==> flow/design.v <==
module mux2_1 (input logic in1, in2, se,
				output logic out);
always_comb
begin
	if(se)
	begin
		out = in2;
	end
	else
	begin
		out = in1;
	end
end
endmodule
module mux16_1(input logic in0, in1, in2, in3, in4, in5, in6, in7, in8, in9, in10, in11, in12,
				input logic in13, in14, in15,
				input logic [3:0] se,
				output logic out);
always_comb
begin			
	case(se)
		4'b0000:	out = in0;
		4'b0001:	out = in1;
		4'b0010:	out = in2;
		4'b0011:	out = in3;
		4'b0100:	out = in4;
		4'b0101:	out = in5;
		4'b0110:	out = in6;
		4'b0111:	out = in7;
		4'b1000:	out = in8;
		4'b1001:	out = in9;
		4'b1010:	out = in10;
		4'b1011:	out = in11;
		4'b1100:	out = in12;
		4'b1101:	out = in13;
		4'b1110:	out = in14;
		4'b1111:	out = in15;
	endcase
end
endmodule
module rng (input logic clk, reset,
				output logic [1023:0] out);
logic [239:0] temp, nxt;
always_ff @(posedge clk, negedge reset)
begin
	if (~reset)
	begin
		temp <= '1;
	end
	else
	begin
		temp <= nxt;
	end
end
assign nxt[0] = temp[0] ^ temp[4] ^ temp[20] ^ temp[72] ^ temp[206];   
assign nxt[1] = temp[1] ^ temp[5] ^ temp[21] ^ temp[73] ^ temp[207];   
assign nxt[2] = temp[2] ^ temp[6] ^ temp[22] ^ temp[74] ^ temp[208];   
assign nxt[3] = temp[3] ^ temp[7] ^ temp[23] ^ temp[75] ^ temp[209];   
assign nxt[4] = temp[4] ^ temp[8] ^ temp[24] ^ temp[76] ^ temp[212];   
assign nxt[5] = temp[5] ^ temp[9] ^ temp[25] ^ temp[77] ^ temp[213];   
assign nxt[6] = temp[6] ^ temp[10] ^ temp[26] ^ temp[78] ^ temp[214];   
assign nxt[7] = temp[7] ^ temp[11] ^ temp[27] ^ temp[79] ^ temp[215];   
assign nxt[8] = temp[8] ^ temp[12] ^ temp[28] ^ temp[80] ^ temp[218];   
assign nxt[9] = temp[9] ^ temp[13] ^ temp[29] ^ temp[81] ^ temp[219];   
assign nxt[10] = temp[10] ^ temp[14] ^ temp[30] ^ temp[82] ^ temp[220];   
assign nxt[11] = temp[11] ^ temp[15] ^ temp[31] ^ temp[83] ^ temp[221];   
assign nxt[12] = temp[12] ^ temp[16] ^ temp[32] ^ temp[84] ^ temp[224];   
assign nxt[13] = temp[13] ^ temp[17] ^ temp[33] ^ temp[85] ^ temp[225];   
assign nxt[14] = temp[14] ^ temp[18] ^ temp[34] ^ temp[86] ^ temp[226];   
assign nxt[15] = temp[15] ^ temp[19] ^ temp[35] ^ temp[87] ^ temp[227];   
assign nxt[16] = temp[16] ^ temp[20] ^ temp[36] ^ temp[88] ^ temp[230];   
assign nxt[17] = temp[17] ^ temp[21] ^ temp[37] ^ temp[89] ^ temp[231];   
assign nxt[18] = temp[18] ^ temp[22] ^ temp[38] ^ temp[90] ^ temp[232];   
assign nxt[19] = temp[19] ^ temp[23] ^ temp[39] ^ temp[91] ^ temp[233];   
assign nxt[20] = temp[20] ^ temp[24] ^ temp[40] ^ temp[92] ^ temp[236];   
assign nxt[21] = temp[21] ^ temp[25] ^ temp[41] ^ temp[93] ^ temp[237];   
assign nxt[22] = temp[22] ^ temp[26] ^ temp[42] ^ temp[94] ^ temp[238];   
assign nxt[23] = temp[23] ^ temp[27] ^ temp[43] ^ temp[95] ^ temp[239];   
assign nxt[24] = temp[24] ^ temp[28] ^ temp[44] ^ temp[96];   
assign nxt[25] = temp[25] ^ temp[29] ^ temp[45] ^ temp[97];   
assign nxt[26] = temp[26] ^ temp[30] ^ temp[46] ^ temp[98];   
assign nxt[27] = temp[27] ^ temp[31] ^ temp[47] ^ temp[99];   
assign nxt[28] = temp[28] ^ temp[32] ^ temp[48] ^ temp[100];   
assign nxt[29] = temp[29] ^ temp[33] ^ temp[49] ^ temp[101];   
assign nxt[30] = temp[30] ^ temp[34] ^ temp[50] ^ temp[102];   
assign nxt[31] = temp[31] ^ temp[35] ^ temp[51] ^ temp[103];   
assign nxt[32] = temp[32] ^ temp[36] ^ temp[52] ^ temp[104];   
assign nxt[33] = temp[33] ^ temp[37] ^ temp[53] ^ temp[105];   
assign nxt[34] = temp[34] ^ temp[38] ^ temp[54] ^ temp[106];   
assign nxt[35] = temp[35] ^ temp[39] ^ temp[55] ^ temp[107];   
assign nxt[36] = temp[36] ^ temp[40] ^ temp[56] ^ temp[108];   
assign nxt[37] = temp[37] ^ temp[41] ^ temp[57] ^ temp[109];   
assign nxt[38] = temp[38] ^ temp[42] ^ temp[58] ^ temp[110];   
assign nxt[39] = temp[39] ^ temp[43] ^ temp[59] ^ temp[111];   
assign nxt[40] = temp[40] ^ temp[44] ^ temp[60] ^ temp[112];   
assign nxt[41] = temp[41] ^ temp[45] ^ temp[61] ^ temp[113];   
assign nxt[42] = temp[42] ^ temp[46] ^ temp[62] ^ temp[114];   
assign nxt[43] = temp[43] ^ temp[47] ^ temp[63] ^ temp[115];   
assign nxt[44] = temp[44] ^ temp[48] ^ temp[64] ^ temp[116];   
assign nxt[45] = temp[45] ^ temp[49] ^ temp[65] ^ temp[117];   
assign nxt[46] = temp[46] ^ temp[50] ^ temp[66] ^ temp[118];   
assign nxt[47] = temp[47] ^ temp[51] ^ temp[67] ^ temp[119];   
assign nxt[48] = temp[48] ^ temp[52] ^ temp[68] ^ temp[120];   
assign nxt[49] = temp[49] ^ temp[53] ^ temp[69] ^ temp[121];   
assign nxt[50] = temp[50] ^ temp[54] ^ temp[70] ^ temp[122];   
assign nxt[51] = temp[51] ^ temp[55] ^ temp[71] ^ temp[123];   
assign nxt[52] = temp[52] ^ temp[56] ^ temp[72] ^ temp[124];   
assign nxt[53] = temp[53] ^ temp[57] ^ temp[73] ^ temp[125];   
assign nxt[54] = temp[54] ^ temp[58] ^ temp[74] ^ temp[126];   
assign nxt[55] = temp[55] ^ temp[59] ^ temp[75] ^ temp[127];   
assign nxt[56] = temp[56] ^ temp[60] ^ temp[76] ^ temp[128];   
assign nxt[57] = temp[57] ^ temp[61] ^ temp[77] ^ temp[129];   
assign nxt[58] = temp[58] ^ temp[62] ^ temp[78] ^ temp[130];   
assign nxt[59] = temp[59] ^ temp[63] ^ temp[79] ^ temp[131];   
assign nxt[60] = temp[60] ^ temp[64] ^ temp[80] ^ temp[132];   
assign nxt[61] = temp[61] ^ temp[65] ^ temp[81] ^ temp[133];   
assign nxt[62] = temp[62] ^ temp[66] ^ temp[82] ^ temp[134];   
assign nxt[63] = temp[63] ^ temp[67] ^ temp[83] ^ temp[135];   
assign nxt[64] = temp[64] ^ temp[68] ^ temp[84] ^ temp[136];   
assign nxt[65] = temp[65] ^ temp[69] ^ temp[85] ^ temp[137];   
assign nxt[66] = temp[66] ^ temp[70] ^ temp[86] ^ temp[138];   
assign nxt[67] = temp[67] ^ temp[71] ^ temp[87] ^ temp[139];   
assign nxt[68] = temp[68] ^ temp[72] ^ temp[88] ^ temp[140];   
assign nxt[69] = temp[69] ^ temp[73] ^ temp[89] ^ temp[141];   
assign nxt[70] = temp[70] ^ temp[74] ^ temp[90] ^ temp[142];   
assign nxt[71] = temp[71] ^ temp[75] ^ temp[91] ^ temp[143];   
assign nxt[72] = temp[72] ^ temp[76] ^ temp[92] ^ temp[144];   
assign nxt[73] = temp[73] ^ temp[77] ^ temp[93] ^ temp[145];   
assign nxt[74] = temp[74] ^ temp[78] ^ temp[94] ^ temp[146];   
assign nxt[75] = temp[75] ^ temp[79] ^ temp[95] ^ temp[147];   
assign nxt[76] = temp[76] ^ temp[80] ^ temp[96] ^ temp[148];   
assign nxt[77] = temp[77] ^ temp[81] ^ temp[97] ^ temp[149];   
assign nxt[78] = temp[78] ^ temp[82] ^ temp[98] ^ temp[150];   
assign nxt[79] = temp[79] ^ temp[83] ^ temp[99] ^ temp[151];   
assign nxt[80] = temp[80] ^ temp[84] ^ temp[100] ^ temp[152];   
assign nxt[81] = temp[81] ^ temp[85] ^ temp[101] ^ temp[153];   
assign nxt[82] = temp[82] ^ temp[86] ^ temp[102] ^ temp[154];   
assign nxt[83] = temp[83] ^ temp[87] ^ temp[103] ^ temp[155];   
assign nxt[84] = temp[84] ^ temp[88] ^ temp[104] ^ temp[156];   
assign nxt[85] = temp[85] ^ temp[89] ^ temp[105] ^ temp[157];   
assign nxt[86] = temp[86] ^ temp[90] ^ temp[106] ^ temp[158];   
assign nxt[87] = temp[87] ^ temp[91] ^ temp[107] ^ temp[159];   
assign nxt[88] = temp[88] ^ temp[92] ^ temp[108] ^ temp[160];   
assign nxt[89] = temp[89] ^ temp[93] ^ temp[109] ^ temp[161];   
assign nxt[90] = temp[90] ^ temp[94] ^ temp[110] ^ temp[162];   
assign nxt[91] = temp[91] ^ temp[95] ^ temp[111] ^ temp[163];   
assign nxt[92] = temp[92] ^ temp[96] ^ temp[112] ^ temp[164];   
assign nxt[93] = temp[93] ^ temp[97] ^ temp[113] ^ temp[165];   
assign nxt[94] = temp[94] ^ temp[98] ^ temp[114] ^ temp[166];   
assign nxt[95] = temp[95] ^ temp[99] ^ temp[115] ^ temp[167];   
assign nxt[96] = temp[96] ^ temp[100] ^ temp[116] ^ temp[168];   
assign nxt[97] = temp[97] ^ temp[101] ^ temp[117] ^ temp[169];   
assign nxt[98] = temp[98] ^ temp[102] ^ temp[118] ^ temp[170];   
assign nxt[99] = temp[99] ^ temp[103] ^ temp[119] ^ temp[171];   
assign nxt[100] = temp[100] ^ temp[104] ^ temp[120] ^ temp[172];   
assign nxt[101] = temp[101] ^ temp[105] ^ temp[121] ^ temp[173];   
assign nxt[102] = temp[102] ^ temp[106] ^ temp[122] ^ temp[174];   
assign nxt[103] = temp[103] ^ temp[107] ^ temp[123] ^ temp[175];   
assign nxt[104] = temp[104] ^ temp[108] ^ temp[124] ^ temp[176];   
assign nxt[105] = temp[105] ^ temp[109] ^ temp[125] ^ temp[177];   
assign nxt[106] = temp[106] ^ temp[110] ^ temp[126] ^ temp[178];   
assign nxt[107] = temp[107] ^ temp[111] ^ temp[127] ^ temp[179];   
assign nxt[108] = temp[108] ^ temp[112] ^ temp[128] ^ temp[180];   
assign nxt[109] = temp[109] ^ temp[113] ^ temp[129] ^ temp[181];   
assign nxt[110] = temp[110] ^ temp[114] ^ temp[130] ^ temp[182];   
assign nxt[111] = temp[111] ^ temp[115] ^ temp[131] ^ temp[183];   
assign nxt[112] = temp[112] ^ temp[116] ^ temp[132] ^ temp[184];   
assign nxt[113] = temp[113] ^ temp[117] ^ temp[133] ^ temp[185];   
assign nxt[114] = temp[114] ^ temp[118] ^ temp[134] ^ temp[186];   
assign nxt[115] = temp[115] ^ temp[119] ^ temp[135] ^ temp[187];   
assign nxt[116] = temp[116] ^ temp[120] ^ temp[136] ^ temp[188];   
assign nxt[117] = temp[117] ^ temp[121] ^ temp[137] ^ temp[189];   
assign nxt[118] = temp[118] ^ temp[122] ^ temp[138] ^ temp[190];   
assign nxt[119] = temp[119] ^ temp[123] ^ temp[139] ^ temp[191];   
assign nxt[120] = temp[120] ^ temp[124] ^ temp[140] ^ temp[192];   
assign nxt[121] = temp[121] ^ temp[125] ^ temp[141] ^ temp[193];   
assign nxt[122] = temp[122] ^ temp[126] ^ temp[142] ^ temp[194];   
assign nxt[123] = temp[123] ^ temp[127] ^ temp[143] ^ temp[195];   
assign nxt[124] = temp[124] ^ temp[128] ^ temp[144] ^ temp[196];   
assign nxt[125] = temp[125] ^ temp[129] ^ temp[145] ^ temp[197];   
assign nxt[126] = temp[126] ^ temp[130] ^ temp[146] ^ temp[198];   
assign nxt[127] = temp[127] ^ temp[131] ^ temp[147] ^ temp[199];   
assign nxt[128] = temp[128] ^ temp[132] ^ temp[148] ^ temp[200];   
assign nxt[129] = temp[129] ^ temp[133] ^ temp[149] ^ temp[201];   
assign nxt[130] = temp[130] ^ temp[134] ^ temp[150] ^ temp[202];   
assign nxt[131] = temp[131] ^ temp[135] ^ temp[151] ^ temp[203];   
assign nxt[132] = temp[132] ^ temp[136] ^ temp[152] ^ temp[204];   
assign nxt[133] = temp[133] ^ temp[137] ^ temp[153] ^ temp[205];   
assign nxt[134] = temp[134] ^ temp[138] ^ temp[154] ^ temp[206];   
assign nxt[135] = temp[135] ^ temp[139] ^ temp[155] ^ temp[207];   
assign nxt[136] = temp[136] ^ temp[140] ^ temp[156] ^ temp[210];   
assign nxt[137] = temp[137] ^ temp[141] ^ temp[157] ^ temp[211];   
assign nxt[138] = temp[138] ^ temp[142] ^ temp[158] ^ temp[212];   
assign nxt[139] = temp[139] ^ temp[143] ^ temp[159] ^ temp[213];   
assign nxt[140] = temp[140] ^ temp[144] ^ temp[160] ^ temp[216];   
assign nxt[141] = temp[141] ^ temp[145] ^ temp[161] ^ temp[217];   
assign nxt[142] = temp[142] ^ temp[146] ^ temp[162] ^ temp[218];   
assign nxt[143] = temp[143] ^ temp[147] ^ temp[163] ^ temp[219];   
assign nxt[144] = temp[144] ^ temp[148] ^ temp[164] ^ temp[222];   
assign nxt[145] = temp[145] ^ temp[149] ^ temp[165] ^ temp[223];   
assign nxt[146] = temp[146] ^ temp[150] ^ temp[166] ^ temp[224];   
assign nxt[147] = temp[147] ^ temp[151] ^ temp[167] ^ temp[225];   
assign nxt[148] = temp[148] ^ temp[152] ^ temp[168] ^ temp[228];   
assign nxt[149] = temp[149] ^ temp[153] ^ temp[169] ^ temp[229];   
assign nxt[150] = temp[150] ^ temp[154] ^ temp[170] ^ temp[230];   
assign nxt[151] = temp[151] ^ temp[155] ^ temp[171] ^ temp[231];   
assign nxt[152] = temp[152] ^ temp[156] ^ temp[172] ^ temp[234];   
assign nxt[153] = temp[153] ^ temp[157] ^ temp[173] ^ temp[235];   
assign nxt[154] = temp[154] ^ temp[158] ^ temp[174] ^ temp[236];   
assign nxt[155] = temp[155] ^ temp[159] ^ temp[175] ^ temp[237];   
assign nxt[156] = temp[156] ^ temp[160] ^ temp[176];   
assign nxt[157] = temp[157] ^ temp[161] ^ temp[177];   
assign nxt[158] = temp[158] ^ temp[162] ^ temp[178];   
assign nxt[159] = temp[159] ^ temp[163] ^ temp[179];   
assign nxt[160] = temp[160] ^ temp[164] ^ temp[180];   
assign nxt[161] = temp[161] ^ temp[165] ^ temp[181];   
assign nxt[162] = temp[162] ^ temp[166] ^ temp[182];   
assign nxt[163] = temp[163] ^ temp[167] ^ temp[183];   
assign nxt[164] = temp[164] ^ temp[168] ^ temp[184];   
assign nxt[165] = temp[165] ^ temp[169] ^ temp[185];   
assign nxt[166] = temp[166] ^ temp[170] ^ temp[186];   
assign nxt[167] = temp[167] ^ temp[171] ^ temp[187];   
assign nxt[168] = temp[168] ^ temp[172] ^ temp[188];   
assign nxt[169] = temp[169] ^ temp[173] ^ temp[189];   
assign nxt[170] = temp[170] ^ temp[174] ^ temp[190];   
assign nxt[171] = temp[171] ^ temp[175] ^ temp[191];   
assign nxt[172] = temp[172] ^ temp[176] ^ temp[192];   
assign nxt[173] = temp[173] ^ temp[177] ^ temp[193];   
assign nxt[174] = temp[174] ^ temp[178] ^ temp[194];   
assign nxt[175] = temp[175] ^ temp[179] ^ temp[195];   
assign nxt[176] = temp[176] ^ temp[180] ^ temp[196];   
assign nxt[177] = temp[177] ^ temp[181] ^ temp[197];   
assign nxt[178] = temp[178] ^ temp[182] ^ temp[198];   
assign nxt[179] = temp[179] ^ temp[183] ^ temp[199];   
assign nxt[180] = temp[180] ^ temp[184] ^ temp[200];   
assign nxt[181] = temp[181] ^ temp[185] ^ temp[201];   
assign nxt[182] = temp[182] ^ temp[186] ^ temp[202];   
assign nxt[183] = temp[183] ^ temp[187] ^ temp[203];   
assign nxt[184] = temp[184] ^ temp[188] ^ temp[204];   
assign nxt[185] = temp[185] ^ temp[189] ^ temp[205];   
assign nxt[186] = temp[186] ^ temp[190] ^ temp[206];   
assign nxt[187] = temp[187] ^ temp[191] ^ temp[207];   
assign nxt[188] = temp[188] ^ temp[192] ^ temp[210];   
assign nxt[189] = temp[189] ^ temp[193] ^ temp[211];   
assign nxt[190] = temp[190] ^ temp[194] ^ temp[212];   
assign nxt[191] = temp[191] ^ temp[195] ^ temp[213];   
assign nxt[192] = temp[192] ^ temp[196] ^ temp[216];   
assign nxt[193] = temp[193] ^ temp[197] ^ temp[217];   
assign nxt[194] = temp[194] ^ temp[198] ^ temp[218];   
assign nxt[195] = temp[195] ^ temp[199] ^ temp[219];   
assign nxt[196] = temp[196] ^ temp[200] ^ temp[222];   
assign nxt[197] = temp[197] ^ temp[201] ^ temp[223];   
assign nxt[198] = temp[198] ^ temp[202] ^ temp[224];   
assign nxt[199] = temp[199] ^ temp[203] ^ temp[225];   
assign nxt[200] = temp[200] ^ temp[204] ^ temp[228];   
assign nxt[201] = temp[201] ^ temp[205] ^ temp[229];   
assign nxt[202] = temp[202] ^ temp[206] ^ temp[230];   
assign nxt[203] = temp[203] ^ temp[207] ^ temp[231];   
assign nxt[204] = temp[204] ^ temp[210] ^ temp[234];   
assign nxt[205] = temp[205] ^ temp[211] ^ temp[235];   
assign nxt[206] = temp[206] ^ temp[212] ^ temp[236];   
assign nxt[207] = temp[207] ^ temp[213] ^ temp[237];   
assign nxt[208] = temp[208] ^ temp[214] ^ temp[238];   
assign nxt[209] = temp[209] ^ temp[215] ^ temp[239];   
assign nxt[210] = temp[210] ^ temp[216];   
assign nxt[211] = temp[211] ^ temp[217];   
assign nxt[212] = temp[212] ^ temp[218];   
assign nxt[213] = temp[213] ^ temp[219];   
assign nxt[214] = temp[214] ^ temp[220];   
assign nxt[215] = temp[215] ^ temp[221];   
assign nxt[216] = temp[216] ^ temp[222];   
assign nxt[217] = temp[217] ^ temp[223];   
assign nxt[218] = temp[218] ^ temp[224];   
assign nxt[219] = temp[219] ^ temp[225];   
assign nxt[220] = temp[220] ^ temp[226];   
assign nxt[221] = temp[221] ^ temp[227];   
assign nxt[222] = temp[222] ^ temp[228];   
assign nxt[223] = temp[223] ^ temp[229];   
assign nxt[224] = temp[224] ^ temp[230];   
assign nxt[225] = temp[225] ^ temp[231];   
assign nxt[226] = temp[226] ^ temp[232];   
assign nxt[227] = temp[227] ^ temp[233];   
assign nxt[228] = temp[228] ^ temp[234];   
assign nxt[229] = temp[229] ^ temp[235];   
assign nxt[230] = temp[230] ^ temp[236];   
assign nxt[231] = temp[231] ^ temp[237];   
assign nxt[232] = temp[232] ^ temp[238];   
assign nxt[233] = temp[233] ^ temp[239];   
assign nxt[234] = temp[234];   
assign nxt[235] = temp[235];   
assign nxt[236] = temp[236];   
assign nxt[237] = temp[237];   
assign nxt[238] = temp[238];   
assign nxt[239] = temp[239];   
always_comb
begin
	out = '1;
	out[456] = temp[0];
	out[457] = temp[1];
	out[458] = temp[2];
	out[459] = temp[3];
	out[466] = temp[4];
	out[467] = temp[5];
	out[468] = temp[6];
	out[469] = temp[7];
	out[476] = temp[8];
	out[477] = temp[9];
	out[478] = temp[10];
	out[479] = temp[11];
	out[486] = temp[12];
	out[487] = temp[13];
	out[488] = temp[14];
	out[489] = temp[15];
	out[496] = temp[16];
	out[497] = temp[17];
	out[498] = temp[18];
	out[499] = temp[19];
	out[506] = temp[20];
	out[507] = temp[21];
	out[508] = temp[22];
	out[509] = temp[23];
	out[516] = temp[24];
	out[517] = temp[25];
	out[518] = temp[26];
	out[519] = temp[27];
	out[526] = temp[28];
	out[527] = temp[29];
	out[528] = temp[30];
	out[529] = temp[31];
	out[536] = temp[32];
	out[537] = temp[33];
	out[538] = temp[34];
	out[539] = temp[35];
	out[546] = temp[36];
	out[547] = temp[37];
	out[548] = temp[38];
	out[549] = temp[39];
	out[556] = temp[40];
	out[557] = temp[41];
	out[558] = temp[42];
	out[559] = temp[43];
	out[566] = temp[44];
	out[567] = temp[45];
	out[568] = temp[46];
	out[569] = temp[47];
	out[576] = temp[48];
	out[577] = temp[49];
	out[578] = temp[50];
	out[579] = temp[51];
	out[586] = temp[52];
	out[587] = temp[53];
	out[588] = temp[54];
	out[589] = temp[55];
	out[596] = temp[56];
	out[597] = temp[57];
	out[598] = temp[58];
	out[599] = temp[59];
	out[606] = temp[60];
	out[607] = temp[61];
	out[608] = temp[62];
	out[609] = temp[63];
	out[616] = temp[64];
	out[617] = temp[65];
	out[618] = temp[66];
	out[619] = temp[67];
	out[626] = temp[68];
	out[627] = temp[69];
	out[628] = temp[70];
	out[629] = temp[71];
	out[636] = temp[72];
	out[637] = temp[73];
	out[638] = temp[74];
	out[639] = temp[75];
	out[646] = temp[76];
	out[647] = temp[77];
	out[648] = temp[78];
	out[649] = temp[79];
	out[656] = temp[80];
	out[657] = temp[81];
	out[658] = temp[82];
	out[659] = temp[83];
	out[666] = temp[84];
	out[667] = temp[85];
	out[668] = temp[86];
	out[669] = temp[87];
	out[676] = temp[88];
	out[677] = temp[89];
	out[678] = temp[90];
	out[679] = temp[91];
	out[686] = temp[92];
	out[687] = temp[93];
	out[688] = temp[94];
	out[689] = temp[95];
	out[696] = temp[96];
	out[697] = temp[97];
	out[698] = temp[98];
	out[699] = temp[99];
	out[706] = temp[100];
	out[707] = temp[101];
	out[708] = temp[102];
	out[709] = temp[103];
	out[716] = temp[104];
	out[717] = temp[105];
	out[718] = temp[106];
	out[719] = temp[107];
	out[726] = temp[108];
	out[727] = temp[109];
	out[728] = temp[110];
	out[729] = temp[111];
	out[736] = temp[112];
	out[737] = temp[113];
	out[738] = temp[114];
	out[739] = temp[115];
	out[746] = temp[116];
	out[747] = temp[117];
	out[748] = temp[118];
	out[749] = temp[119];
	out[756] = temp[120];
	out[757] = temp[121];
	out[758] = temp[122];
	out[759] = temp[123];
	out[766] = temp[124];
	out[767] = temp[125];
	out[768] = temp[126];
	out[769] = temp[127];
	out[776] = temp[128];
	out[777] = temp[129];
	out[778] = temp[130];
	out[779] = temp[131];
	out[786] = temp[132];
	out[787] = temp[133];
	out[788] = temp[134];
	out[789] = temp[135];
	out[796] = temp[136];
	out[797] = temp[137];
	out[798] = temp[138];
	out[799] = temp[139];
	out[806] = temp[140];
	out[807] = temp[141];
	out[808] = temp[142];
	out[809] = temp[143];
	out[816] = temp[144];
	out[817] = temp[145];
	out[818] = temp[146];
	out[819] = temp[147];
	out[826] = temp[148];
	out[827] = temp[149];
	out[828] = temp[150];
	out[829] = temp[151];
	out[836] = temp[152];
	out[837] = temp[153];
	out[838] = temp[154];
	out[839] = temp[155];
	out[846] = temp[156];
	out[847] = temp[157];
	out[848] = temp[158];
	out[849] = temp[159];
	out[856] = temp[160];
	out[857] = temp[161];
	out[858] = temp[162];
	out[859] = temp[163];
	out[866] = temp[164];
	out[867] = temp[165];
	out[868] = temp[166];
	out[869] = temp[167];
	out[876] = temp[168];
	out[877] = temp[169];
	out[878] = temp[170];
	out[879] = temp[171];
	out[886] = temp[172];
	out[887] = temp[173];
	out[888] = temp[174];
	out[889] = temp[175];
	out[896] = temp[176];
	out[897] = temp[177];
	out[898] = temp[178];
	out[899] = temp[179];
	out[906] = temp[180];
	out[907] = temp[181];
	out[908] = temp[182];
	out[909] = temp[183];
	out[916] = temp[184];
	out[917] = temp[185];
	out[918] = temp[186];
	out[919] = temp[187];
	out[926] = temp[188];
	out[927] = temp[189];
	out[928] = temp[190];
	out[929] = temp[191];
	out[936] = temp[192];
	out[937] = temp[193];
	out[938] = temp[194];
	out[939] = temp[195];
	out[946] = temp[196];
	out[947] = temp[197];
	out[948] = temp[198];
	out[949] = temp[199];
	out[956] = temp[200];
	out[957] = temp[201];
	out[958] = temp[202];
	out[959] = temp[203];
	out[966] = temp[204];
	out[967] = temp[205];
	out[968] = temp[206];
	out[969] = temp[207];
	out[970] = temp[208];
	out[971] = temp[209];
	out[976] = temp[210];
	out[977] = temp[211];
	out[978] = temp[212];
	out[979] = temp[213];
	out[980] = temp[214];
	out[981] = temp[215];
	out[986] = temp[216];
	out[987] = temp[217];
	out[988] = temp[218];
	out[989] = temp[219];
	out[990] = temp[220];
	out[991] = temp[221];
	out[996] = temp[222];
	out[997] = temp[223];
	out[998] = temp[224];
	out[999] = temp[225];
	out[1000] = temp[226];
	out[1001] = temp[227];
	out[1006] = temp[228];
	out[1007] = temp[229];
	out[1008] = temp[230];
	out[1009] = temp[231];
	out[1010] = temp[232];
	out[1011] = temp[233];
	out[1016] = temp[234];
	out[1017] = temp[235];
	out[1018] = temp[236];
	out[1019] = temp[237];
	out[1020] = temp[238];
	out[1021] = temp[239];
end
endmodule
module d_ff (input logic d, strobe, clk, reset,
			output logic q);
logic strobe_q;
always_ff@(posedge clk, negedge reset)
begin
	if(~reset)
	begin
		q <= 0;
		strobe_q <= 1'b1;
	end
	else
	begin
		strobe_q <= strobe;
		if (strobe & ~strobe_q)
			q <= d;
	end
end
endmodule
module lut_int (input logic in, reset, clk,
				input logic [7:0] challenge,
				output logic out);
logic top_lo, top_hi, top_chain, bottom_lo, bottom_hi, bottom_chain;
logic [1023:0] mem;
rng rng1(.clk(clk), .reset(reset), .out(mem));
mux2_1 t0(.in1(mem[456]), .in2(mem[457]), .se(in), .out(top_lo));
mux2_1 t1(.in1(mem[458]), .in2(mem[459]), .se(in), .out(top_hi));
mux2_1 t2(.in1(top_lo), .in2(top_hi), .se(challenge[7]), .out(top_chain));
mux2_1 b0(.in1(mem[968]), .in2(mem[969]), .se(in), .out(bottom_lo));
mux2_1 b1(.in1(mem[970]), .in2(mem[971]), .se(in), .out(bottom_hi));
mux2_1 b2(.in1(bottom_lo), .in2(bottom_hi), .se(challenge[7]), .out(bottom_chain));
d_ff d0(.d(top_chain), .strobe(bottom_chain), .clk(clk), .reset(reset), .q(out));
endmodule
module chain(input logic [7:0] challenge,
			input logic in, reset, clk,
			output logic [7:0] out_chain);
wire [7:0] temp_chain;
lut_int c1(.in(in), .reset(reset), .clk(clk), .challenge(challenge), .out(temp_chain[0]));
lut_int c2(.in(in), .reset(reset), .clk(clk), .challenge(challenge), .out(temp_chain[1]));
lut_int c3(.in(in), .reset(reset), .clk(clk), .challenge(challenge), .out(temp_chain[2]));
lut_int c4(.in(in), .reset(reset), .clk(clk), .challenge(challenge), .out(temp_chain[3]));
lut_int c5(.in(in), .reset(reset), .clk(clk), .challenge(challenge), .out(temp_chain[4]));
lut_int c6(.in(in), .reset(reset), .clk(clk), .challenge(challenge), .out(temp_chain[5]));
lut_int c7(.in(in), .reset(reset), .clk(clk), .challenge(challenge), .out(temp_chain[6]));
lut_int c8(.in(in), .reset(reset), .clk(clk), .challenge(challenge), .out(temp_chain[7]));
assign out_chain = temp_chain;
endmodule
module lfsr #(parameter size = 8) (input logic clk, en_lfsr, reset,
									input logic [size-1 : 0] in_lfsr,
									output logic [size-1 : 0] out_lfsr);
logic shift;
always_ff@(posedge clk, negedge reset)
begin
	if(~reset)
	begin
		out_lfsr <= '0;
		shift <= 1'b0;
	end
	else
	begin
		if (en_lfsr)
		begin
			shift <= out_lfsr[7] ^ out_lfsr[6] ^ out_lfsr[5] ^ out_lfsr[0];
			out_lfsr <= {shift, out_lfsr[size-2:0]};
		end
		else
		begin
			out_lfsr <= in_lfsr;
		end
	end
end
endmodule
module arbiter_puf #(parameter challenge_size = 8, response_width = 24)
					(input logic [challenge_size-1 : 0] challenge,
					input logic clk, reset,
					output logic [response_width-1 : 0] response);
logic [challenge_size-1 : 0] out_lfsr;
logic [31:0] out_muxchain;
logic temp_out_mux1, temp_out_mux2;
logic out_mux1, out_mux2, en;
logic [7:0] count;
logic temp_comp;
logic [response_width-1 : 0] temp_response;
lfsr #(challenge_size) lfsr1(.clk(clk), .en_lfsr(en), .reset(reset), .in_lfsr(challenge), .out_lfsr(out_lfsr));
logic [7:0] out_chain0, out_chain1;
chain c0 (.in(en), .clk(clk), .reset(reset), .challenge(out_lfsr), .out_chain(out_chain0));
chain c1 (.in(en), .clk(clk), .reset(reset), .challenge(out_lfsr), .out_chain(out_chain1));
assign out_muxchain[7:0] = out_chain0;
assign out_muxchain[15:8] = out_chain1;
assign out_muxchain[31:16] = '0;
mux16_1 m3(.in0(out_muxchain[0]), .in1(out_muxchain[1]), .in2(out_muxchain[2]), .in3(out_muxchain[3]), .in4(out_muxchain[4]), .in5(out_muxchain[5]), .in6(out_muxchain[6]), .in7(out_muxchain[7]), .in8(out_muxchain[8]), .in9(out_muxchain[9]), .in10(out_muxchain[10]), .in11(out_muxchain[11]), .in12(out_muxchain[12]), .in13(out_muxchain[13]), .in14(out_muxchain[14]), .in15(out_muxchain[15]), .se(out_lfsr[3:0]), .out(temp_out_mux1)); 
mux16_1 m4(.in0(out_muxchain[16]), .in1(out_muxchain[17]), .in2(out_muxchain[18]), .in3(out_muxchain[19]), .in4(out_muxchain[20]), .in5(out_muxchain[21]), .in6(out_muxchain[22]), .in7(out_muxchain[23]), .in8(out_muxchain[24]), .in9(out_muxchain[25]), .in10(out_muxchain[26]), .in11(out_muxchain[27]), .in12(out_muxchain[28]), .in13(out_muxchain[29]), .in14(out_muxchain[30]), .in15(out_muxchain[31]), .se(out_lfsr[7:4]), .out(temp_out_mux2));
assign  out_mux1 = temp_out_mux1;
assign  out_mux2 = temp_out_mux2;
always_ff@(posedge clk, negedge reset)
begin:SEQ
	if(~reset)
	begin
		count <= '0;
		temp_response <= '0;
		temp_comp <= '0;
		response <= '0;
		en <= 0;
	end
	else
	begin
		if(count < response_width)
		begin
			if(out_mux1 > out_mux2)
			begin
				temp_comp <= 1;
			end
			else
			begin
				temp_comp <= 0;
			end
			temp_response <= {temp_comp, temp_response[response_width-1 : 1]};
			count <= count + 1;
			en <= 1;
		end
		else if (count == response_width)
		begin
			en <= 0;
			response <= temp_response;
			count <= '0;
		end
	end
end
endmodule
; ---- Step by step through the tools: arbiter_puf
; Tool output for the design above, in the order of the flow.
; Lines are those of the file above, counted from 1.
; Operators carry their Yosys type and port widths (W data, S select, Z words).
; Library cell names are shortened.
; The mark - stands for no value.
[inputs]
top = arbiter_puf
clock_port = clk
library = sky130hd
lib_corner = tt_025C_1v80

; ---- Word level
; Counts by Yosys on the flattened word-level netlist (proc, flatten, opt, wreduce; memories kept). Register bits leave out memories and registers merged into their read ports (data or address). Print and check cells are left out. Cells with the same type and inputs are merged into one.
[word_totals]
regBits = 3843
inputBits = 10
output_inout_bits = 24
wordCells = 10219
[classes]
mux = 104
equal = 31
n_reduce_logical = 5
logic = 10020
n_addsub = 1
cmp = 2
[ops]
columns = cell, count
row1 = $xor A1 B1 Y1, 9667
row2 = $not A1 Y1, 337
row3 = $mux W1, 100
row4 = $eq A4 B4 Y1 const B, 16
row5 = $eq A4 B3 Y1 const B, 8
row6 = $mux W8, 3
row7 = $and A1 B1 Y1, 16
row8 = $reduce_or A16 Y1, 1
row9 = $eq A4 B2 Y1 const B, 4
row10 = $pmux W1 S16, 1
row11 = $eq A4 B1 Y1 const B, 2
row12 = $logic_not A4 Y1, 2
row13 = $add A8 B1 Y8 const B, 1
row14 = $lt A8 B5 Y1 const B, 1
row15 = $eq A8 B5 Y1 const B, 1
row16 = $reduce_and A2 Y1, 1
row17 = $reduce_bool A2 Y1, 1
row18 = $gt A1 B1 Y1, 1

; ---- Logic depth
; Longest topological path by Yosys (ltp), each cell counted once; first at word level (registers and memories cut), then after technology mapping (sequential cells cut; the memories' decode and read muxes count).
[logic_depth]
word_depth = 5
ABC_AREA = 0
mapped_depth = 6
ltp_nobuf = 5

; ---- Mapped cells and area
; Source: synth_stat.txt of the flow (Yosys; design flattened, memories mapped). It holds for the ABC_AREA given above (unset counts as 0); a run with the other value may have another netlist.
[types]
columns = cell, count, area_total_um2
row1 = dfstp_2, 3760, 9.88E+04
row2 = xnor2_1, 7268, 6.37E+04
row3 = xor2_1, 2400, 2.1E+04
row4 = dfrtp_1, 82, 2.05E+03
row5 = clkbuf_1, 374, 1.4E+03
row6 = mux4_1, 18, 472.954
row7 = mux2_2, 36, 405.389
row8 = inv_1, 98, 367.853
row9 = mux4_2, 16, 360.346
row10 = nand2_1, 80, 300.288
row11 = mux2_4, 12, 180.173
row12 = nor2b_4, 12, 165.158
row13 = clkbuf_8, 5, 68.816
row14 = buf_2, 12, 60.058
row15 = buf_6, 3, 33.782
row16 = nor2b_1, 5, 31.28
row17 = mux2i_1, 3, 30.029
row18 = a2111oi_4, 1, 27.526
; Not listed: further types 16, cells in them 30.
[mapped]
cell_count = 14215
flip_flops = 3842
area_um2 = 189651.9
; By module: a second synthesis without flattening, with its own total; a netlist apart from the flattened one above.
[unflattened]
hier_cells = 26547
area_unflattened_um2 = 287429.4
; Rows give one instance, submodules left out.
[modules]
columns = mod, mod_seq_area_um2, area_um2, cells, n_inst
row1 = rng, 6148.4, 17608.1, 1638, 16
row2 = arbiter_puf, 1451.4, 2351.0, 142, 1
row3 = mux2_1, 0.0, 15.0, 1, 96
row4 = d_ff, 51.3, 80.1, 4, 16
row5 = lfsr #(size=8), 225.2, 355.3, 23, 1
row6 = mux16_1, 0.0, 135.1, 7, 2
row7 = chain, 0.0, 0.0, 0, 2
row8 = lut_int, 0.0, 0.0, 0, 16

; ---- Worst setup path after synthesis
; Path of least setup slack by OpenSTA after synthesis, without wires, with an ideal clock, recovery checks aside; 20% of the period is set as input and as output delay. Where synthesis merged equal registers, the netlist keeps one of their names.
[synth_path]
path_type = reg-to-output
from = register response[0]
to = output port response[0]
tclk_ns = 8.0
delay_ns = 0.382
out_delay_ns = 1.600
arrival_ns = 0.382
path_stages = 1
n_path_buf = 0
required_time_ns = 6.400
setup_slack_ns = 6.018
t_first_pin_ns = 0.000
period_less_setup_slack_ns = 1.982
; "delay_ns" is the arrival time less input delay plus setup time.
; At an output port there is no setup time.
; "path_stages" counts driving pins, that of a launching flip-flop among them; a cell with two outputs on the path counts twice.
; "period_less_setup_slack_ns" = period - worst setup slack (recovery checks aside). The figure is calculated, with input and output delays left at 20% of the set period.
[synth_between]
path_cell_list = dfrtp_1
elab_chain_len = 0
cone_cells = 0
lines_between = 0
[synth_rtl]
columns = item, line_no
row1 = start: declaration, 614  ; output logic [response_width-1 : 0] response);
row2 = start: assignment, 640  ; response <= '0;
row3 = start: assignment, 662  ; response <= temp_response;
row4 = end: declaration, 614

; ---- Path in the finished layout
; Path of least setup slack in the final report of record 1 (OpenROAD, finished layout, wires in). Where an end is a register, its clock arrival counts in the times.
[layout_path]
path_type = reg-to-reg
from = register lfsr1.out_lfsr[7]
to = register c1.c7.d0.q
required_time_ns = 6.07
path_stages = 6
arrival_ns = 4.24
tclk_ns = 5.22
setup_ns = 0.11
setup_slack_ns = 1.82
t_first_pin_ns = 0.98
n_path_buf = 3
; The rows between start and end are the longest chain of elaborated cells between them; the timing report does not say that the signal goes this way. Where chains are equally long, one stands for them.
; A line is the first line of the expression or statement that the cell stems from. Yosys adds cells for indexed reads and writes and turns some case tables into memories.
; At most two assigning lines are given for a register; there are more.
[layout_between]
path_cell_list = dfrtp_1 -> clkdlybuf4s15_1 -> clkbuf_8 -> buf_2 -> mux4_1 -> mux2_2
elab_chain_len = 2
cone_cells = 3
lines_between = 2
cone_classes = mux: 2; logic: 1
[layout_rtl]
columns = item, line_no
row1 = start: declaration, 588  ; output logic [size-1 : 0] out_lfsr);
row2 = start: assignment, 602  ; out_lfsr <= {shift, out_lfsr[size-2:0]};
row3 = start: assignment, 606  ; out_lfsr <= in_lfsr;
row4 = $mux W1, 5  ; if(se)
row5 = $and A1 B1 Y1, 553  ; if (strobe & ~strobe_q)
row6 = end: assignment, 547  ; q <= 0;
row7 = end: assignment, 554  ; q <= d;
row8 = end: declaration, 541  ; output logic q);

; 4 stored runs of arbiter_puf in the flow (synthesis by Yosys, layout by OpenROAD, sky130hd cells), in arbitrary order. Constraints: input delay and output delay 20% of the set period each, output load 0.01 pF.
; "timing.achieved_period_ns": clock period set for the run, less the worst setup slack. It is reckoned from that one timing run; input and output delays stay at 20% of the period that was set.
; By "worst_path_time_ns" is meant the share of the clock period that the worst setup path is allowed (20% is reserved at inputs, 20% at outputs), minus its slack. Clock arrival times at its registers enter into it.
; "power.total_uw" rests on the timing tool's default activity at the inputs, not on a simulated workload.

[record 1: settings]
CELL_PAD_IN_SITES_DETAIL_PLACEMENT = 2
CELL_PAD_IN_SITES_GLOBAL_PLACEMENT = 2
CORE_ASPECT_RATIO = 1.83
CORE_MARGIN = 5
CTS_CLUSTER_DIAMETER = 297
GPL_TIMING_DRIVEN = 0
SETUP_SLACK_MARGIN = 1.43
TNS_END_PERCENT = 45
period_ns = 5.22
CAP_MARGIN = 20
CORE_UTILIZATION = 40
SLEW_MARGIN = 20
[record 1: results]
tns_setup_ns = 0.000
finish.stdcell_area_um2 = 212092.0
timing.achieved_period_ns = 3.396
worst_path_time_ns = 3.40
critical_path_kind = reg-to-reg
synthArea_um2 = 189651.9
utilization_pct = 44.8
die_area_um2 = 488633.0
fin_ws_ns = 1.824
power.total_uw = 60764

[record 2: settings]
ABC_AREA = 1
CELL_PAD_IN_SITES_GLOBAL_PLACEMENT = 0
CORE_ASPECT_RATIO = 1.05
CORE_UTILIZATION = 58
GPL_ROUTABILITY_DRIVEN = 1
MIN_ROUTING_LAYER = met1
PLACE_DENSITY_LB_ADDON = 0.03
SETUP_SLACK_MARGIN = 0.7
SLEW_MARGIN = 20
period_ns = 3.56
CAP_MARGIN = 20
CORE_MARGIN = 2
[record 2: results]
timing.achieved_period_ns = 2.568
utilization_pct = 64.0
worst_path_time_ns = 1.86
critical_path_kind = reg-to-output
die_area_um2 = 332385.0
fin_ws_ns = 0.992
power.total_uw = 89057
finish.stdcell_area_um2 = 208995.0
synthArea_um2 = 190116.1
tns_setup_ns = 0.000

[record 3: settings]
CAP_MARGIN = 35
CELL_PAD_IN_SITES_DETAIL_PLACEMENT = 0
CELL_PAD_IN_SITES_GLOBAL_PLACEMENT = 1
CORE_MARGIN = 5
CORE_UTILIZATION = 46
CTS_CLUSTER_SIZE = 20
GPL_ROUTABILITY_DRIVEN = 0
GPL_TIMING_DRIVEN = 1
MAX_ROUTING_LAYER = met4
MIN_ROUTING_LAYER = met2
SETUP_SLACK_MARGIN = -0.32
period_ns = 6.32
SLEW_MARGIN = 20
[record 3: results]
timing.achieved_period_ns = 3.152
die_area_um2 = 425228.0
synthArea_um2 = 189651.9
finish.stdcell_area_um2 = 211136.0
utilization_pct = 51.5
fin_ws_ns = 3.168
worst_path_time_ns = 1.89
critical_path_kind = reg-to-output
tns_setup_ns = 0.000
power.total_uw = 51971

[record 4: settings]
CAP_MARGIN = 40
CELL_PAD_IN_SITES_DETAIL_PLACEMENT = 2
CELL_PAD_IN_SITES_GLOBAL_PLACEMENT = 2
CORE_ASPECT_RATIO = 1.83
CORE_MARGIN = 5
CORE_UTILIZATION = 69
CTS_CLUSTER_DIAMETER = 194
GPL_TIMING_DRIVEN = 0
SETUP_SLACK_MARGIN = 1.43
TNS_END_PERCENT = 45
period_ns = 5.22
SLEW_MARGIN = 20
[record 4: results]
outcome = not finished: placement ended with error GPL-0301
